==> flow/design.v <==
`default_nettype none
module as2650(
	input clk,
	input rst,
	input [7:0] bus_in,
	output [7:0] bus_out,
	output le_lo,
	output le_hi,
	output OEb,
	output WEb,
	output bus_dir,
	output IOC,
	output IOD,
	input [6:0] irqs,
	output flag,
	input sense,
	output reg [7:0] ext_io_addr,
	output reg io_bus_cyc,
	output reg io_bus_we,
	output reg [7:0] io_bus_out,
	input [7:0] io_bus_in,
	output [7:0] debug_psl,
	output [7:0] debug_psu,
	output [32:0] la_data_out,
	input wb_hidden_rom_enable,
	output reg cpu_hidden_rom_enable,
	output WE_ram
);
reg trap;
reg [7:0] irqs_latch;
wire [2:0] irq_num = irqs_latch[7] ? 3'h7 : (irqs_latch[6] ? 3'h6 : (irqs_latch[5] ? 3'h5 : (irqs_latch[4] ? 3'h4 : (irqs_latch[3] ? 3'h3 : (irqs_latch[2] ? 3'h2 : (irqs_latch[1] ? 3'h1 : 3'h0))))));
reg [7:0] regs [7:0];
reg [7:0] psu;
assign debug_psu = psu;
assign flag = psu[6];
reg [7:0] psl;
assign debug_psl = psl;
reg [15:0] stack [15:0];
wire [15:0] TOS = stack[psu[3:0] - 1];
reg [12:0] PC;
reg [2:0] page_reg; 
reg [11:0] ivectors_base;
reg [15:0] last_addr;
reg [3:0] cycle;
reg [7:0] insin;
reg [15:0] instruction_args_latch;
reg extend;
reg [1:0] warmup;
reg halted;
wire reset = rst || warmup;
reg indirect_cyc;
reg [1:0] indexed_cyc;
reg [15:0] indirect_target;
reg relative_cyc;
wire [7:0] instruction = cycle == FETCH ? bus_in : insin;
localparam FETCH = 0;
localparam PARAM1 = 1;
localparam PARAM2 = 2;
localparam DATA1 = 3;
localparam IO1 = 4;
localparam IO2 = 5;
localparam INVALID = 6;
localparam HALT = 7;
localparam EXT_IO1 = 8;
localparam EXT_IO2 = 9;
localparam EXT_IO3 = 10;
localparam EXT_IO4 = 11;
localparam INTERRUPT_ACTION1 = 12;
wire [7:0] reg_plus_1 = instr_reg_v + 1;
wire [7:0] reg_minus_1 = instr_reg_v - 1;
wire [1:0] index_control = extend ? 2'b11 : indexed_cyc;
wire [7:0] index = instr_reg_v;
wire is_data_fetch_cycle = relative_cyc || indirect_cyc || cycle == DATA1 || is_interrupt_cycle;
wire is_interrupt_cycle = cycle == INTERRUPT_ACTION1;
wire is_instr_fetch_cycle = (cycle == FETCH || cycle == PARAM1 || cycle == PARAM2) && !is_data_fetch_cycle;
wire le_lo_act = (is_instr_fetch_cycle || is_data_fetch_cycle) && (requested_addr[7:0] != last_addr[7:0] && requested_addr[15:8] == last_addr[15:8]) && !IO_cyc;
assign le_lo = le_lo_act && !reset;
wire le_hi_act = (is_instr_fetch_cycle || is_data_fetch_cycle) && (requested_addr[15:8] != last_addr[15:8]) && !IO_cyc;
assign le_hi = le_hi_act && !reset;
wire [15:0] requested_addr = (cycle == DATA1
								? (indirect_cyc || extend ? instruction_args_latch : {page_reg, instruction_args_latch[12:0]})
								: (is_instr_fetch_cycle ? {page_reg, PC} : (indirect_cyc || relative_cyc ? indirect_target : 0))
									+ (!is_instr_fetch_cycle && cycle == PARAM2 ? 1 : 0))
								+ (indexed_data1 ? index : 0);
wire write_cyc = cycle == DATA1 && is_store || (cycle == PARAM1 && relative_cyc && is_store);
assign OEb = !(((is_instr_fetch_cycle || is_data_fetch_cycle) && last_addr == requested_addr) || (IO_cyc && is_IO_READ)) || reset || write_cyc;
assign WE_ram = write_cyc && !reset && (last_addr == requested_addr);
assign WEb = !(write_cyc || (is_IO_WRITE && cycle == IO1)) || reset || (last_addr != requested_addr && !IO_cyc);
assign bus_out = is_IO_WRITE && IO_cyc ? instr_reg_v : (le_lo_act ? requested_addr[7:0] : (le_hi_act ? requested_addr[15:8] : alu_instr_reg));
assign bus_dir = !(!WEb || le_lo_act || le_hi_act || (is_IO_WRITE && IO_cyc)) || reset;
wire IO_cyc = cycle == IO1 || cycle == IO2;
assign IOC = IO_cyc && !insin[6];
assign IOD = IO_cyc && insin[6];
wire is_RETURN = (instruction[7:2] == 6'b000101 || instruction[7:2] == 6'b001101) && !extend;
wire is_DAR = instruction[7:2] == 6'b100101 && !extend;
wire is_CLR = instruction[7:2] == 6'h31 && !extend;
wire is_EXT = instruction == 8'hB7 && !extend;
wire is_HALT = instruction == 8'h40 && !extend;
wire is_NOP = instruction == 8'hC0 && !extend;
wire is_XCHG = instruction == 8'h91 && !extend;
wire is_MUL = instruction == 8'h90 && !extend;
wire is_ZBR = (instruction == 8'h9B || instruction == 8'hBB) && !extend;
wire is_BXA = (instruction == 8'h9F || instruction == 8'hBF) && !extend;
wire is_LPS = instruction[7:1] == 7'h49 && !extend;
wire is_SPS = instruction[7:1] == 7'h09 && !extend;
wire is_BRANCH = instruction[4:3] == 2'b11;
wire needs_param = (instruction[3:2] == 2'b01 || instruction[3:2] == 2'b10) && !is_RETURN && !is_DAR && !is_CLR && !is_EXT && !extend;
wire needs_2_param = instruction[3:2] == 2'b11 || (extend && instruction[3:2] == 2'b10);
wire is_indexed = ((instruction[3:2] == 2'b11 && instruction_args_latch[14:13] != 2'b00) && !is_BRANCH && !indirect_cyc && !extend) || (extend && (instruction[7:2] == 6'h03 || instruction[7:2] == 6'h33));
wire is_indirect_pre = (instruction[3:2] == 2'b10 || instruction[3:2] == 2'b11) && !indirect_cyc && !extend;
wire is_indirect_p1 = bus_in[7] && is_indirect_pre;
wire is_indirect_p2 = instruction_args_latch[15] && is_indirect_pre;
wire is_store = (instruction[7:4] == 4'hC && !is_NOP && !extend) || (instruction[7:3] == 5'h19 && extend);
wire is_COM = instruction[7:4] == 4'hE && !extend;
wire is_ALU_op = !instruction[4] && !is_store && !is_HALT && !is_COM && (!extend || instruction[3] == 1);
wire is_immediate = instruction[3:2] == 2'b01;
wire is_zero_reg = instruction[3:2] == 2'b00;
wire is_add_sub = instruction[7:5] == 3'h4 || instruction[7:5] == 3'h5;
wire is_relative = instruction[3:2] == 2'b10;
wire is_PUSH = instruction == 8'h10 && !extend;
wire is_POP = instruction == 8'h11 && !extend;
wire is_TPS = instruction[7:1] == 7'h5A && !extend;
wire is_CPS = instruction[7:1] == 7'h3A && !extend;
wire is_PPS = instruction[7:1] == 7'h3B && !extend;
wire is_RRR = instruction[7:2] == 6'h14 && !extend;
wire is_RRL = instruction[7:2] == 6'h34 && !extend;
wire is_TMI = instruction[7:2] == 6'h3D && !extend;
wire is_IO_READ = (instruction[7:2] == 6'h0C || instruction[7:2] == 6'h1C) && !extend;
wire is_IO_WRITE = (instruction[7:2] == 6'h2C || instruction[7:2] == 6'h3C) && !extend;
wire is_CPL = instruction[7:2] == 6'h38 && extend;
wire is_PSHS = instruction == 8'h10 && extend;
wire is_POPS = instruction == 8'h11 && extend;
wire is_SVB = instruction == 8'h12 && extend;
wire is_CHRP = instruction == 8'h13 && extend;
wire is_EXT_IO = (instruction[7:2] == 6'h15 || instruction[7:2] == 6'h35) && !extend;
wire is_TRAP = instruction == 8'h90 && extend;
wire is_CLRT = instruction == 8'h91 && extend;
wire is_LIR = instruction == 8'h92 && extend;
wire is_SIR = instruction == 8'h93 && extend;
wire [2:0] instr_reg_a = {psl[4], instruction[1:0]};
wire [7:0] instr_reg_v = regs[instr_reg_a];
wire [12:0] relative_eff_address_pre = PC + 1 + {bus_in[6], bus_in[6], bus_in[6], bus_in[6], bus_in[6], bus_in[6], bus_in[6:0]};
wire [15:0] relative_eff_address = {page_reg, relative_eff_address_pre};
wire is_CC_BRANCH = instruction[7:4] == 4'h1 || instruction[7:4] == 4'h3 || instruction[7:4] == 4'h9 || instruction[7:4] == 4'hB;
wire is_REG_BRANCH = !is_CC_BRANCH;
wire is_BRANCH_SUB = instruction[7:4] != 4'hF && instruction[5:4] == 2'b11;
wire [7:0] branch_compare_reg = instruction[7:4] == 4'hD ? reg_plus_1 : (instruction[7:4] == 4'hF ? reg_minus_1 : instr_reg_v);
wire should_branch = (is_CC_BRANCH && instruction[7] && psl[7:6] != instruction[1:0]) || (is_CC_BRANCH && !instruction[7] && instruction[1:0] == 2'b11) || (is_CC_BRANCH && !instruction[7] && psl[7:6] == instruction[1:0] || (is_REG_BRANCH && branch_compare_reg != 8'h00)) || is_ZBR || is_BXA;
wire [15:0] zbr_target = {(bus_in[6] ? 10'b0000000111 : 10'h000), bus_in[5:0]};
wire [2:0] r0_a = {psl[4], 2'b00};
wire [2:0] r1_a = {psl[4], 2'b01};
wire [2:0] r2_a = {psl[4], 2'b10};
wire [2:0] r3_a = {psl[4], 2'b11};
assign la_data_out = {halted, regs[r3_a], regs[r2_a], regs[r1_a], regs[r0_a]};
wire [15:0] mul_res = regs[r0_a] * regs[r1_a];
wire [7:0] rrr = psl[3] ? {psl[0], instr_reg_v[7:1]} : {instr_reg_v[0], instr_reg_v[7:1]};
wire [7:0] rrl = psl[3] ? {instr_reg_v[6:0], psl[0]} : {instr_reg_v[6:0], instr_reg_v[7]};
wire indexed_data1 = indexed_cyc && cycle == DATA1;
wire [7:0] alu_instr_reg = indexed_data1 ? regs[r0_a] : instr_reg_v;
wire [7:0] alu_input1 = is_zero_reg ? regs[r0_a] : alu_instr_reg;
wire [7:0] alu_input2 = is_zero_reg ? instr_reg_v : bus_in;
wire [2:0] alu_op = instruction[7:5];
reg [8:0] alu_next;
always @(*) begin
	case(alu_op)
		1: alu_next = {psl[0], alu_input1 ^ alu_input2};
		2: alu_next = {psl[0], alu_input1 & alu_input2};
		3: alu_next = {psl[0], alu_input1 | alu_input2};
		4: alu_next = {1'b0, alu_input1} + {1'b0, alu_input2} + {8'h00, (psl[3] && psl[0])};
		5: alu_next = {1'b0, alu_input1} + {1'b0, ~alu_input2} + {8'h00, (!psl[3] || psl[0])};
		default: alu_next = {psl[0], alu_input2};
	endcase
end
wire next_idc = alu_next[4] != alu_input1[4] ^ (instruction[7:5] == 5 ? ~alu_input2[4] : alu_input2[4]);
wire next_ovf = alu_input1[7] == alu_input2[7] && alu_next[7] != alu_input1[7];
always @(posedge clk) begin
	if(rst || (warmup != 0)) begin
		psl <= 8'h00;
		psu <= 8'h20;  
		cycle <= 4'h0;
		last_addr <= 16'hAAAA;
		insin <= 8'h00;
		instruction_args_latch <= 16'h0000;
		PC <= 13'h0000;
		extend <= 1'b0;
		warmup <= rst ? 2'b11 : warmup - 1;
		halted <= 1'b0;
		indirect_cyc <= 1'b0;
		indirect_target <= 16'h0000;
		relative_cyc <= 1'b0;
		regs[0] <= 8'h00;
		regs[1] <= 8'h00;
		regs[2] <= 8'h00;
		regs[3] <= 8'h00;
		regs[4] <= 8'h00;
		regs[5] <= 8'h00;
		regs[6] <= 8'h00;
		regs[7] <= 8'h00;
		indexed_cyc <= 2'b00;
		page_reg <= 3'b000;
		ivectors_base <= 12'h000;
		chirp_ptr <= 3'b000;
		ext_io_addr <= 8'h00;
		io_bus_cyc <= 1'b0;
		io_bus_we <= 1'b0;
		io_bus_out <= 8'h00;
		trap <= 1'b0;
		cpu_hidden_rom_enable <= wb_hidden_rom_enable;
	end else begin
		psu[7] <= sense;
		if(psl[4]) regs[3'b000] <= regs[3'b100];
		else regs[3'b100] <= regs[3'b000];
		if(le_lo_act) last_addr[7:0] <= requested_addr[7:0];
		if(le_hi_act) last_addr[15:8] <= requested_addr[15:8];
		if(cycle == FETCH) begin
			indirect_cyc <= 1'b0;
			relative_cyc <= 1'b0;
			indexed_cyc <= 2'b00;
			instruction_args_latch <= 16'h0000;
			if(last_addr == requested_addr) begin
				PC <= PC + 1;
				insin <= bus_in;
				if(is_LIR) begin
					instruction_args_latch <= {regs[r3_a], regs[r2_a]};
					cycle <= DATA1;
					extend <= 1'b0;
					insin <= 8'h0C;
				end else if(is_SIR) begin
					instruction_args_latch <= {regs[r3_a], regs[r2_a]};
					cycle <= DATA1;
					extend <= 1'b0;
					insin <= 8'hCC;
				end else if(needs_param || needs_2_param) begin
					if(is_BRANCH && !should_branch) begin
						PC <= PC + (needs_2_param ? 3 : 2);
						cycle <= FETCH;
						if(is_REG_BRANCH) regs[instr_reg_a] <= branch_compare_reg;
					end else cycle <= PARAM1;
				end else begin
					if(is_HALT) halted <= 1'b1;
					extend <= is_EXT;
					if(is_CPL) begin
						regs[instr_reg_a] <= ~instr_reg_v;
					end
					if(is_TRAP) begin
						trap <= 1'b1;
					end
					if(is_CLRT) begin
						trap <= 1'b0;
					end
					if(is_XCHG) begin
						regs[r0_a] <= regs[r1_a];
						regs[r1_a] <= regs[r0_a];
					end
					if(is_PUSH) begin
						stack[psu[3:0]] <= {regs[r1_a], regs[r0_a]};
						psu[3:0] <= psu[3:0] + 1;
					end
					if(is_POP) begin
						regs[r0_a] <= TOS[7:0];
						regs[r1_a] <= TOS[15:8];
						psu[3:0] <= psu[3:0] - 1;
					end
					if(is_PSHS) begin
						stack[psu[3:0]] <= {psu, psl};
						psu[3:0] <= psu[3:0] + 1;
					end
					if(is_POPS) begin
						psl <= TOS[7:0];
						psu <= {TOS[15:12], psu[3:0] - 4'b0001};
					end
					if(is_SVB) begin
						ivectors_base <= {regs[r1_a], regs[r0_a][7:4]};
					end
					if(is_CHRP) begin
						regs[r0_a] <= {1'b0, chirpchar};
						chirp_ptr <= chirp_ptr + 1;
						psl[7:6] <= 2'b01;
					end
					if(is_CLR) begin
						regs[instr_reg_a] <= 8'h00;
					end
					if(is_RETURN) begin
						if(instruction[1:0] == 2'b11 || instruction[1:0] == psl[7:6]) begin
							PC <= TOS[12:0];
							page_reg <= TOS[15:13];
							psu[3:0] <= psu[3:0] - 1;
							if(instruction[5]) psu[5] <= 1'b0;
						end
					end
					if(is_MUL) begin
						regs[r0_a] <= mul_res[7:0];
						regs[r1_a] <= mul_res[15:8];
						psl[7:6] <= mul_res > 32767 ? 'b10 : (mul_res != 0 ? 'b01 : 'b00);
					end
					if(is_COM && is_zero_reg) begin
						perform_compare(regs[r0_a], regs[instr_reg_a]);
					end else if(is_ALU_op && is_zero_reg) begin
						perform_alu_op(r0_a);
					end else if(is_store && !is_NOP && is_zero_reg) begin
						regs[instr_reg_a] <= regs[r0_a];
						set_cc_for(regs[r0_a]);
					end 
					if(is_DAR) begin
						regs[instr_reg_a] <= {regs[instr_reg_a][7:4] + (psl[0] ? 4'h0 : 4'hA), regs[instr_reg_a][3:0] + (psl[5] ? 4'h0 : 4'hA)};
					end 
					if(is_RRR) begin
						if(psl[3]) begin
							psl[0] <= instr_reg_v[0];
							psl[5] <= instr_reg_v[6];
						end
						set_cc_for(rrr);
						regs[instr_reg_a] <= rrr;
					end 
					if(is_RRL) begin
						if(psl[3]) begin
							psl[0] <= instr_reg_v[7];
							psl[5] <= instr_reg_v[4];
						end
						set_cc_for(rrl);
						regs[instr_reg_a] <= rrl;
					end
					if(is_LPS) begin
						if(instruction[0]) psl <= regs[r0_a];
						else psu <= regs[r0_a];
					end
					if(is_SPS) begin
						if(instruction[0]) begin
							regs[r0_a] <= psl;
							set_cc_for(psl);
						end else begin
							regs[r0_a] <= psu;
							set_cc_for(psu);
						end
					end
					cycle <= is_HALT ? HALT : (is_IO_READ || is_IO_WRITE ? IO1 : FETCH);
				end
			end
		end
		if(cycle == PARAM1) begin
			if(last_addr == requested_addr) begin
				if(is_instr_fetch_cycle) PC <= PC + 1;
				if(is_immediate || relative_cyc) begin
					if(is_store) begin
					end else if(is_ALU_op) begin
						perform_alu_op(instr_reg_a);
					end else begin
						if(is_TPS) begin
							if(((instruction[0] ? psl : psu) & bus_in) == bus_in) psl[7:6] <= 2'b00;
							else psl[7:6] <= 2'b01;
						end
						if(is_CPS) begin
							if(instruction[0]) psl <= psl & ~bus_in;
							else psu <= psu & ~bus_in;
						end
						if(is_PPS) begin
							if(instruction[0]) psl <= psl | bus_in;
							else psu <= psu | bus_in;
						end
						if(is_EXT_IO) begin
							ext_io_addr <= bus_in;
						end
						if(is_COM) begin
							perform_compare(alu_instr_reg, bus_in);
						end
						if(is_TMI) begin
							if((instr_reg_v & bus_in) == instr_reg_v) psl[7:6] <= 2'b00;
							else psl[7:6] <= 2'b01;
						end
					end
					cycle <= is_EXT_IO ? EXT_IO1 : FETCH;
					extend <= 1'b0;
					relative_cyc <= 1'b0;
				end else if(needs_2_param || indirect_cyc) begin
					cycle <= PARAM2;
				end else if(is_relative && is_indirect_p1) begin
					indirect_target <= is_ZBR ? zbr_target : relative_eff_address;
					indirect_cyc <= 1'b1;
				end else if(is_relative && !is_indirect_p1) begin
					if(is_BRANCH) begin
						if(is_ZBR) perform_branch(zbr_target);
						else perform_branch(relative_eff_address);
						extend <= 1'b0;
						cycle <= FETCH;
					end else begin
						relative_cyc <= 1'b1;
						indirect_target <= relative_eff_address;
					end
				end
				instruction_args_latch[15:8] <= bus_in;
			end
		end
		if(cycle == PARAM2) begin
			if(last_addr == requested_addr) begin
				if(is_instr_fetch_cycle) PC <= PC + 1;
				if(!indirect_cyc && instruction_args_latch[14:13] != 2'b00 && !is_BRANCH) begin
					indexed_cyc <= is_indexed ? instruction_args_latch[14:13] : 2'b00;
					regs[instr_reg_a] <= !is_indexed || instruction_args_latch[14:13] == 2'b11 || extend ? regs[instr_reg_a] : (instruction_args_latch[14:13] == 2'b01 ? reg_plus_1 : reg_minus_1);
				end
				if(is_indirect_p2 && !indirect_cyc) begin
					indirect_cyc <= 1'b1;
					indirect_target <= is_BRANCH ? {page_reg[2], instruction_args_latch[14:8], bus_in} : {page_reg, instruction_args_latch[12:8], bus_in};
					cycle <= PARAM1;
				end else if(is_BRANCH) begin
					if(instruction == 8'h1F) begin
						cpu_hidden_rom_enable <= 1'b0;
					end
					perform_branch((indirect_cyc || extend ? {instruction_args_latch[15:8], bus_in} : {page_reg[2], instruction_args_latch[14:8], bus_in}) + (is_BXA ? {8'h00, regs[r3_a]} : 16'h0000));
					cycle <= FETCH;
					extend <= 1'b0;
				end else cycle <= DATA1;
				instruction_args_latch[7:0] <= bus_in;
			end
		end
		if(cycle == DATA1) begin
			if(last_addr == requested_addr) begin
				indirect_cyc <= 1'b0;
				indexed_cyc <= 2'b00;
				instruction_args_latch <= 16'h0000;
				if(is_store) begin
				end else if(is_COM) begin
					perform_compare(alu_instr_reg, bus_in);
				end else if(is_ALU_op) begin
					perform_alu_op(indexed_data1 ? r0_a : instr_reg_a);
				end
				cycle <= FETCH;
				extend <= 1'b0;
			end
		end
		if(cycle == IO1) begin
			cycle <= IO2;
		end
		if(cycle == IO2) begin
			if(is_IO_READ) begin
				regs[instr_reg_a] <= bus_in;
				psl[7:6] <= bus_in > 127 ? 2'b10 : (bus_in == 0 ? 2'b00 : 2'b01);
			end
			cycle <= FETCH;
		end
		if(cycle == EXT_IO1) begin
			io_bus_cyc <= 1'b0;
			io_bus_out <= instr_reg_v;
			io_bus_we <= instruction[7];
			cycle <= EXT_IO2;
		end
		if(cycle == EXT_IO2) begin
			io_bus_cyc <= 1'b1;
			cycle <= EXT_IO3;
		end
		if(cycle == EXT_IO3) begin
			cycle <= EXT_IO4;
		end
		if(cycle == EXT_IO4) begin
			io_bus_cyc <= 1'b0;
			if(!instruction[7]) begin
				regs[instr_reg_a] <= io_bus_in;
				set_cc_for(io_bus_in);
			end
			io_bus_we <= 1'b0;
			cycle <= FETCH;
		end
		if(cycle == INTERRUPT_ACTION1) begin
			insin <= 8'h3F;
			indirect_cyc <= 1'b1;
			indirect_target <= {ivectors_base, irq_num, 1'b0};
			psu[5] <= 1'b1;
			cycle <= PARAM1;
		end
		if(cycle == HALT || (cycle == FETCH && last_addr != requested_addr)) begin
			if(irqs != 0 && !psu[5]) begin
				irqs_latch <= {irqs[6], irqs[5], irqs[4], trap, irqs[3], irqs[2], irqs[1], irqs[0]};
				cycle <= INTERRUPT_ACTION1;
			end
		end
	end
end
task set_cc_for(input [7:0] val);
	begin
		psl[7:6] <= val > 127 ? 'b10 : (val != 0 ? 'b01 : 'b00);
	end
endtask
task perform_alu_op(input [2:0] targ_reg);
	begin
		regs[targ_reg] <= alu_next[7:0];
		psl[0] <= alu_next[8];
		set_cc_for(alu_next[7:0]);
		if(is_add_sub) begin
			psl[5] <= next_idc;
			psl[2] <= next_ovf;
		end
	end
endtask
task perform_compare(input [7:0] in1, input [7:0] in2);
	begin
		if(in1 == in2) psl[7:6] <= 2'b00;
		else if(psl[1] || in1[7] == in2[7]) begin
			if(in1 > in2) psl[7:6] <= 2'b01;
			else if(in1 < in2) psl[7:6] <= 2'b10;
		end else psl[7:6] <= in1[7] ? 2'b10 : 2'b01;
	end
endtask
task perform_branch(input [15:0] target);
	begin
			if(is_BRANCH_SUB) begin
				stack[psu[3:0]] <= {page_reg, indirect_cyc || is_interrupt_cycle ? PC : PC + 13'h0001};
				psu[3:0] <= psu[3:0] + 1;
			end
			PC <= target[12:0];
			page_reg <= target[15:13];
			if(is_REG_BRANCH) regs[instr_reg_a] <= branch_compare_reg;
	end
endtask
reg [2:0] chirp_ptr;
reg [6:0] chirpchar;
always @(*) begin
	case(chirp_ptr)
		0: chirpchar = 7'h43;
		1: chirpchar = 7'h68;
		2: chirpchar = 7'h69;
		3: chirpchar = 7'h72;
		4: chirpchar = 7'h70;
		5: chirpchar = 7'h21;
		6: chirpchar = 13;
		7: chirpchar = 10;
	endcase
end
endmodule
### Reports on as2650

The steps from the RTL of as2650 to its reports follow in flow order.
Lines are those of the file above, counted from 1.
Operators: Yosys type, input widths -> output width; for muxes data width and select width s.
Library cell names are shortened.
Not given: --

* top module: as2650
* clock input: clk
* library: sky130hd
* corner: tt_025C_1v80

### Elaborated design

Source: Yosys, flattened and elaborated, memories not mapped. Widths are those after wreduce. Print and check cells do not count.
Memory sizes are those after Yosys's memory passes, which may raise the word count (mostly to a power of two), join words into wider ones and drop unused or constant bits.

* $lt $le $gt $ge: 13
* bitwise gates (word level): 45
* add/sub/neg operators: 20
* reductions and logical operators: 216
* equal/unequal tests: 89
* mux-type cells: 928
* $mul: 1

Operators with widths (count)
* $mux 8: 221
* $mux 16: 59
* $mux 1: 431
* $mux 13: 23
* $mux 4: 57
* $mux 2: 90
* $mul 8x8->16: 1
* $mux 3: 42
* $logic_and 1x1->1: 97
* $eq 8x8->1 const B: 10
* $gt 8x7->1 const B: 8
* $reduce_bool 8->1: 8
* $logic_or 1x1->1: 54
* $eq 6x6->1 const B: 9
* $pmux 9 s5: 1
* $eq 4x4->1 const B: 11
* $eq 8x5->1 const B: 5
* $eq 8x8->1: 5
* $and 8x8->8: 5
* $add 16x8->16: 2
* $reduce_and 6->1: 5
* $logic_not 1->1: 28
* $add 13x1->13 const B: 2
* $or 1x1->1: 25
* $or 8x8->8: 3
* $not 8->8: 3
* $reduce_bool 2->1: 10
* $eq 6x5->1 const B: 3

Other operator kinds: 57; their cells: 94.

* input bits: 27
* ROM bits: 56
* elaborated cells: 1352
* memories kept: 3
* bits in registers: 143
* output and inout bits: 85
* bits in writable memories: 320

Memories
* stack: words 16, width 16, line 38 `reg [15:0] stack [15:0];`
* regs: words 8, width 8, line 32 `reg [7:0] regs [7:0];`
* (no name shown): words 8, width 7, line 516 `case(chirp_ptr)`

### Longest topological paths

Depth = most cells in a row (Yosys ltp): at word level without a register or memory, in the mapped netlist without a sequential cell, where the memories' decode and read muxes count.

* word-level depth: 54
* ABC_AREA: 0
* depth in mapped cells: 32
* depth with buffers taken out: 27

### Netlist

The flow's flattened synthesis, as Yosys stat reports it; memories are mapped. The netlist is that of the ABC_AREA named above (0 if unset); the other value can give another one.
Totals and module areas in this step are rounded.

Cell types (count)
* edfxtp_1: 330
* dfxtp_1: 147
* ha_1: 128
* mux4_2: 70
* nor2_1: 421
* a21oi_1: 299
* nand2_1: 360
* mux2i_1: 109
* o21ai_0: 205
* fa_1: 43
* xnor2_1: 89
* clkbuf_1: 194
* inv_1: 173
* nand3_1: 124
* mux2_2: 48
* o211ai_1: 67
* nor3_1: 96
* a211oi_1: 62

Other cell types: 74; their cells: 813.

* flip-flop cells: 477
* cell count: 3778
* mapped area: 34000 µm²

### Timing after synthesis

OpenSTA on the mapped netlist: ideal clock, no wires. The path of least setup slack (recovery checks aside). Input and output delay are each 20% of the period. Register names are those of the netlist, which keeps one name where synthesis merged equal registers.

* path kind: input -> output
* start point: input port bus_in[0]
* end point: output port bus_out[5]
* slack: 4383 ps
* external output delay: 3200 ps
* data arrival time: 8417 ps
* stages on the path: 23
* external input delay: 3200 ps
* path delay: 5217 ps
* buffers on the path: 5
* clock period: 16000 ps
* period reached after synthesis: 11617 ps

"path delay" is the arrival time less input delay plus setup time.
A path that ends at an output port has no setup time.
"stages on the path": output pins that drive a net of the path, with the launching flip-flop's if there is one; two outputs of one cell count as two.
"period reached after synthesis" is the clock period less the worst setup slack; recovery checks do not enter. This is arithmetic on one report: input and output delays are still those of the set period (20% each).
The rows between start and end are the longest chain of elaborated cells between them; the timing report does not say that the signal goes this way. Where chains are equally long, one stands for them.
A line is the first line of the expression or statement that the cell stems from. Yosys adds cells for indexed reads and writes and turns some case tables into memories.
A memory read counts as a cell of the chain, while the word-level depth stops at memories.

* path through: mux2_2 -> mux4_2 -> mux2i_1 -> clkbuf_1 -> buf_1 -> nor2_1 -> ha_1 -> o21ai_0 -> o21a_1 -> o31ai_1 -> o31ai_1 -> nor3_1 -> xnor3_1 -> and3b_1 -> and4_1 -> buf_2 -> buf_1 -> nor2_1 -> buf_2 -> nand2_1 -> o211ai_1 -> o211ai_1 -> o21ai_0
* cells in the longest elaborated chain: 10
* elaborated cells on any way between the ends: 16
* RTL lines with such cells: 8

RTL lines, path after synthesis
* start, declared: line 5 `input [7:0] bus_in,`
* $mux 8: line 55 `wire [7:0] instruction = cycle == FETCH ? bus_in : insin;`
* $mem_v2 8x8: line 32 `reg [7:0] regs [7:0];`
* $mux 8: line 84 `+ (indexed_data1 ? index : 0);`
* $add 16x8->16: line 80 `wire [15:0] requested_addr = (cycle == DATA1`
* $ne 8x8->1: line 78 `wire le_hi_act = (is_instr_fetch_cycle || is_data_fetch_cycle) && (requested_addr[15:8] != last_addr[15:8]) && ...`
* $logic_and 1x1->1 (2 in a row): line 78
* $mux 8 (3 in a row): line 89 `assign bus_out = is_IO_WRITE && IO_cyc ? instr_reg_v : (le_lo_act ? requested_addr[7:0] : (le_hi_act ? request ...`
* end, declared: line 6 `output [7:0] bus_out,`

### Worst path after layout

From the final timing report of job 1: the path of least setup slack in the routed layout; clock arrival at registers is part of the times.
The path's times are printed in steps of 10 ps; the period is the one set.

* path kind: input -> output
* start point: input port bus_in[0]
* end point: output port bus_out[6]
* clock period: 14700 ps
* slack: 3680 ps
* external input delay: 2940 ps
* data arrival time: 8080 ps
* external output delay: 2940 ps
* buffers on the path: 6
* stages on the path: 26

The rows between start and end are the longest chain of elaborated cells between them; the timing report does not say that the signal goes this way. Where chains are equally long, one stands for them.
A memory read counts as a cell of the chain, while the word-level depth stops at memories.

* path through: buf_2 -> mux2_4 -> mux4_2 -> mux2i_1 -> buf_4 -> clkinv_4 -> nand2b_1 -> inv_1 -> ha_1 -> a211oi_2 -> o21a_1 -> o31ai_4 -> buf_4 -> o2111a_1 -> o31ai_2 -> xor2_1 -> o211a_1 -> and4_4 -> buf_12 -> nor2_4 -> buf_4 -> nand2_1 -> o21ai_0 -> a21oi_2 -> a21oi_1 -> dlygate4sd2_1
* cells in the longest elaborated chain: 10
* elaborated cells on any way between the ends: 16
* RTL lines with such cells: 8

RTL lines, path after layout
* start, declared: line 5 `input [7:0] bus_in,`
* $mux 8: line 55 `wire [7:0] instruction = cycle == FETCH ? bus_in : insin;`
* $mem_v2 8x8: line 32 `reg [7:0] regs [7:0];`
* $mux 8: line 84 `+ (indexed_data1 ? index : 0);`
* $add 16x8->16: line 80 `wire [15:0] requested_addr = (cycle == DATA1`
* $ne 8x8->1: line 78 `wire le_hi_act = (is_instr_fetch_cycle || is_data_fetch_cycle) && (requested_addr[15:8] != last_addr[15:8]) && ...`
* $logic_and 1x1->1 (2 in a row): line 78
* $mux 8 (3 in a row): line 89 `assign bus_out = is_IO_WRITE && IO_cyc ? instr_reg_v : (le_lo_act ? requested_addr[7:0] : (le_hi_act ? request ...`
* end, declared: line 6 `output [7:0] bus_out,`

Wiki page: as2650 / flow data

2 stored runs of as2650 in the flow (synthesis by Yosys, layout by OpenROAD, sky130hd cells), in arbitrary order. Constraints: input delay and output delay 20% of the set period each, output load 0.01 pF.
"clock period achieved": clock period set for the run, less the worst setup slack. It is reckoned from that one timing run; input and output delays stay at 20% of the period that was set.
"time of the worst setup path" = time allowed to the worst setup path (clock period - input delay - output delay, where it has them) - its slack; a late launch clock adds to it, a late capture clock takes from it.
"total power of the final layout" rests on the timing tool's default activity at the inputs, not on a simulated workload.
"time of the worst setup path" is given in steps of 10 ps.
The measured numbers are rounded.

### Job 1

==> flow/run.sh <==
#!/bin/bash
# the make line also repeats the synthesis and layout settings of config.mk as NAME=value (left out here)
make -C /OpenROAD-flow-scripts/flow DESIGN_CONFIG=/design/flow/config.mk WORK_HOME=/design/flow/orfs CLKGATE_MAP_FILE= finish
==> flow/config.mk <==
export PLATFORM = sky130hd
export DESIGN_NAME = as2650
export DESIGN_NICKNAME = as2650
export VERILOG_FILES = /design/flow/design.v
export SDC_FILE = /design/flow/constraint.sdc
export NUM_CORES = 4
export LEC_CHECK = 0
export CAP_MARGIN = 20
export CELL_PAD_IN_SITES_GLOBAL_PLACEMENT = 2
export CORE_ASPECT_RATIO = 1.58
export CORE_MARGIN = 10
export CORE_UTILIZATION = 44
export GPL_ROUTABILITY_DRIVEN = 0
export GPL_TIMING_DRIVEN = 1
export PLACE_DENSITY_LB_ADDON = 0.22
export SETUP_SLACK_MARGIN = 3.63
export SLEW_MARGIN = 20
==> flow/constraint.sdc <==
create_clock -name core_clock -period 14.7 [get_ports {clk}]
set_input_delay 2.9400 -clock core_clock [delete_from_list [all_inputs] [get_ports {clk}]]
set_output_delay 2.9400 -clock core_clock [all_outputs]
set_load 0.01 [all_outputs]

Results of job 1:
- Die area: 89000 µm²
- Standard-cell area after routing: 39000 µm²
- Time of the worst setup path: 5140 ps
- Class of the worst setup path: input -> output
- Chip area in the Yosys report: 34000 µm²
- Worst setup slack after layout: 3700 ps
- Setup TNS: 0 ps
- Post-route utilization: 0.51
- Final worst hold slack: 460 ps
- Clock period achieved: 11024 ps
- Total power of the final layout: 3.1 mW

### Job 2

==> flow/run.sh <==
#!/bin/bash
# the make line also repeats the synthesis and layout settings of config.mk as NAME=value (left out here)
make -C /OpenROAD-flow-scripts/flow DESIGN_CONFIG=/design/flow/config.mk WORK_HOME=/design/flow/orfs CLKGATE_MAP_FILE= finish
==> flow/config.mk <==
export PLATFORM = sky130hd
export DESIGN_NAME = as2650
export DESIGN_NICKNAME = as2650
export VERILOG_FILES = /design/flow/design.v
export SDC_FILE = /design/flow/constraint.sdc
export NUM_CORES = 4
export LEC_CHECK = 0
export CAP_MARGIN = 0
export CELL_PAD_IN_SITES_DETAIL_PLACEMENT = 2
export CELL_PAD_IN_SITES_GLOBAL_PLACEMENT = 1
export CORE_MARGIN = 7
export CORE_UTILIZATION = 70
export CTS_CLUSTER_DIAMETER = 250
export MAX_ROUTING_LAYER = met5
export SETUP_SLACK_MARGIN = 2.45
export SLEW_MARGIN = 20
==> flow/constraint.sdc <==
create_clock -name core_clock -period 8.67 [get_ports {clk}]
set_input_delay 1.7340 -clock core_clock [delete_from_list [all_inputs] [get_ports {clk}]]
set_output_delay 1.7340 -clock core_clock [all_outputs]
set_load 0.01 [all_outputs]

Outcome of job 2: did not finish, placement stopped with GPL-0301
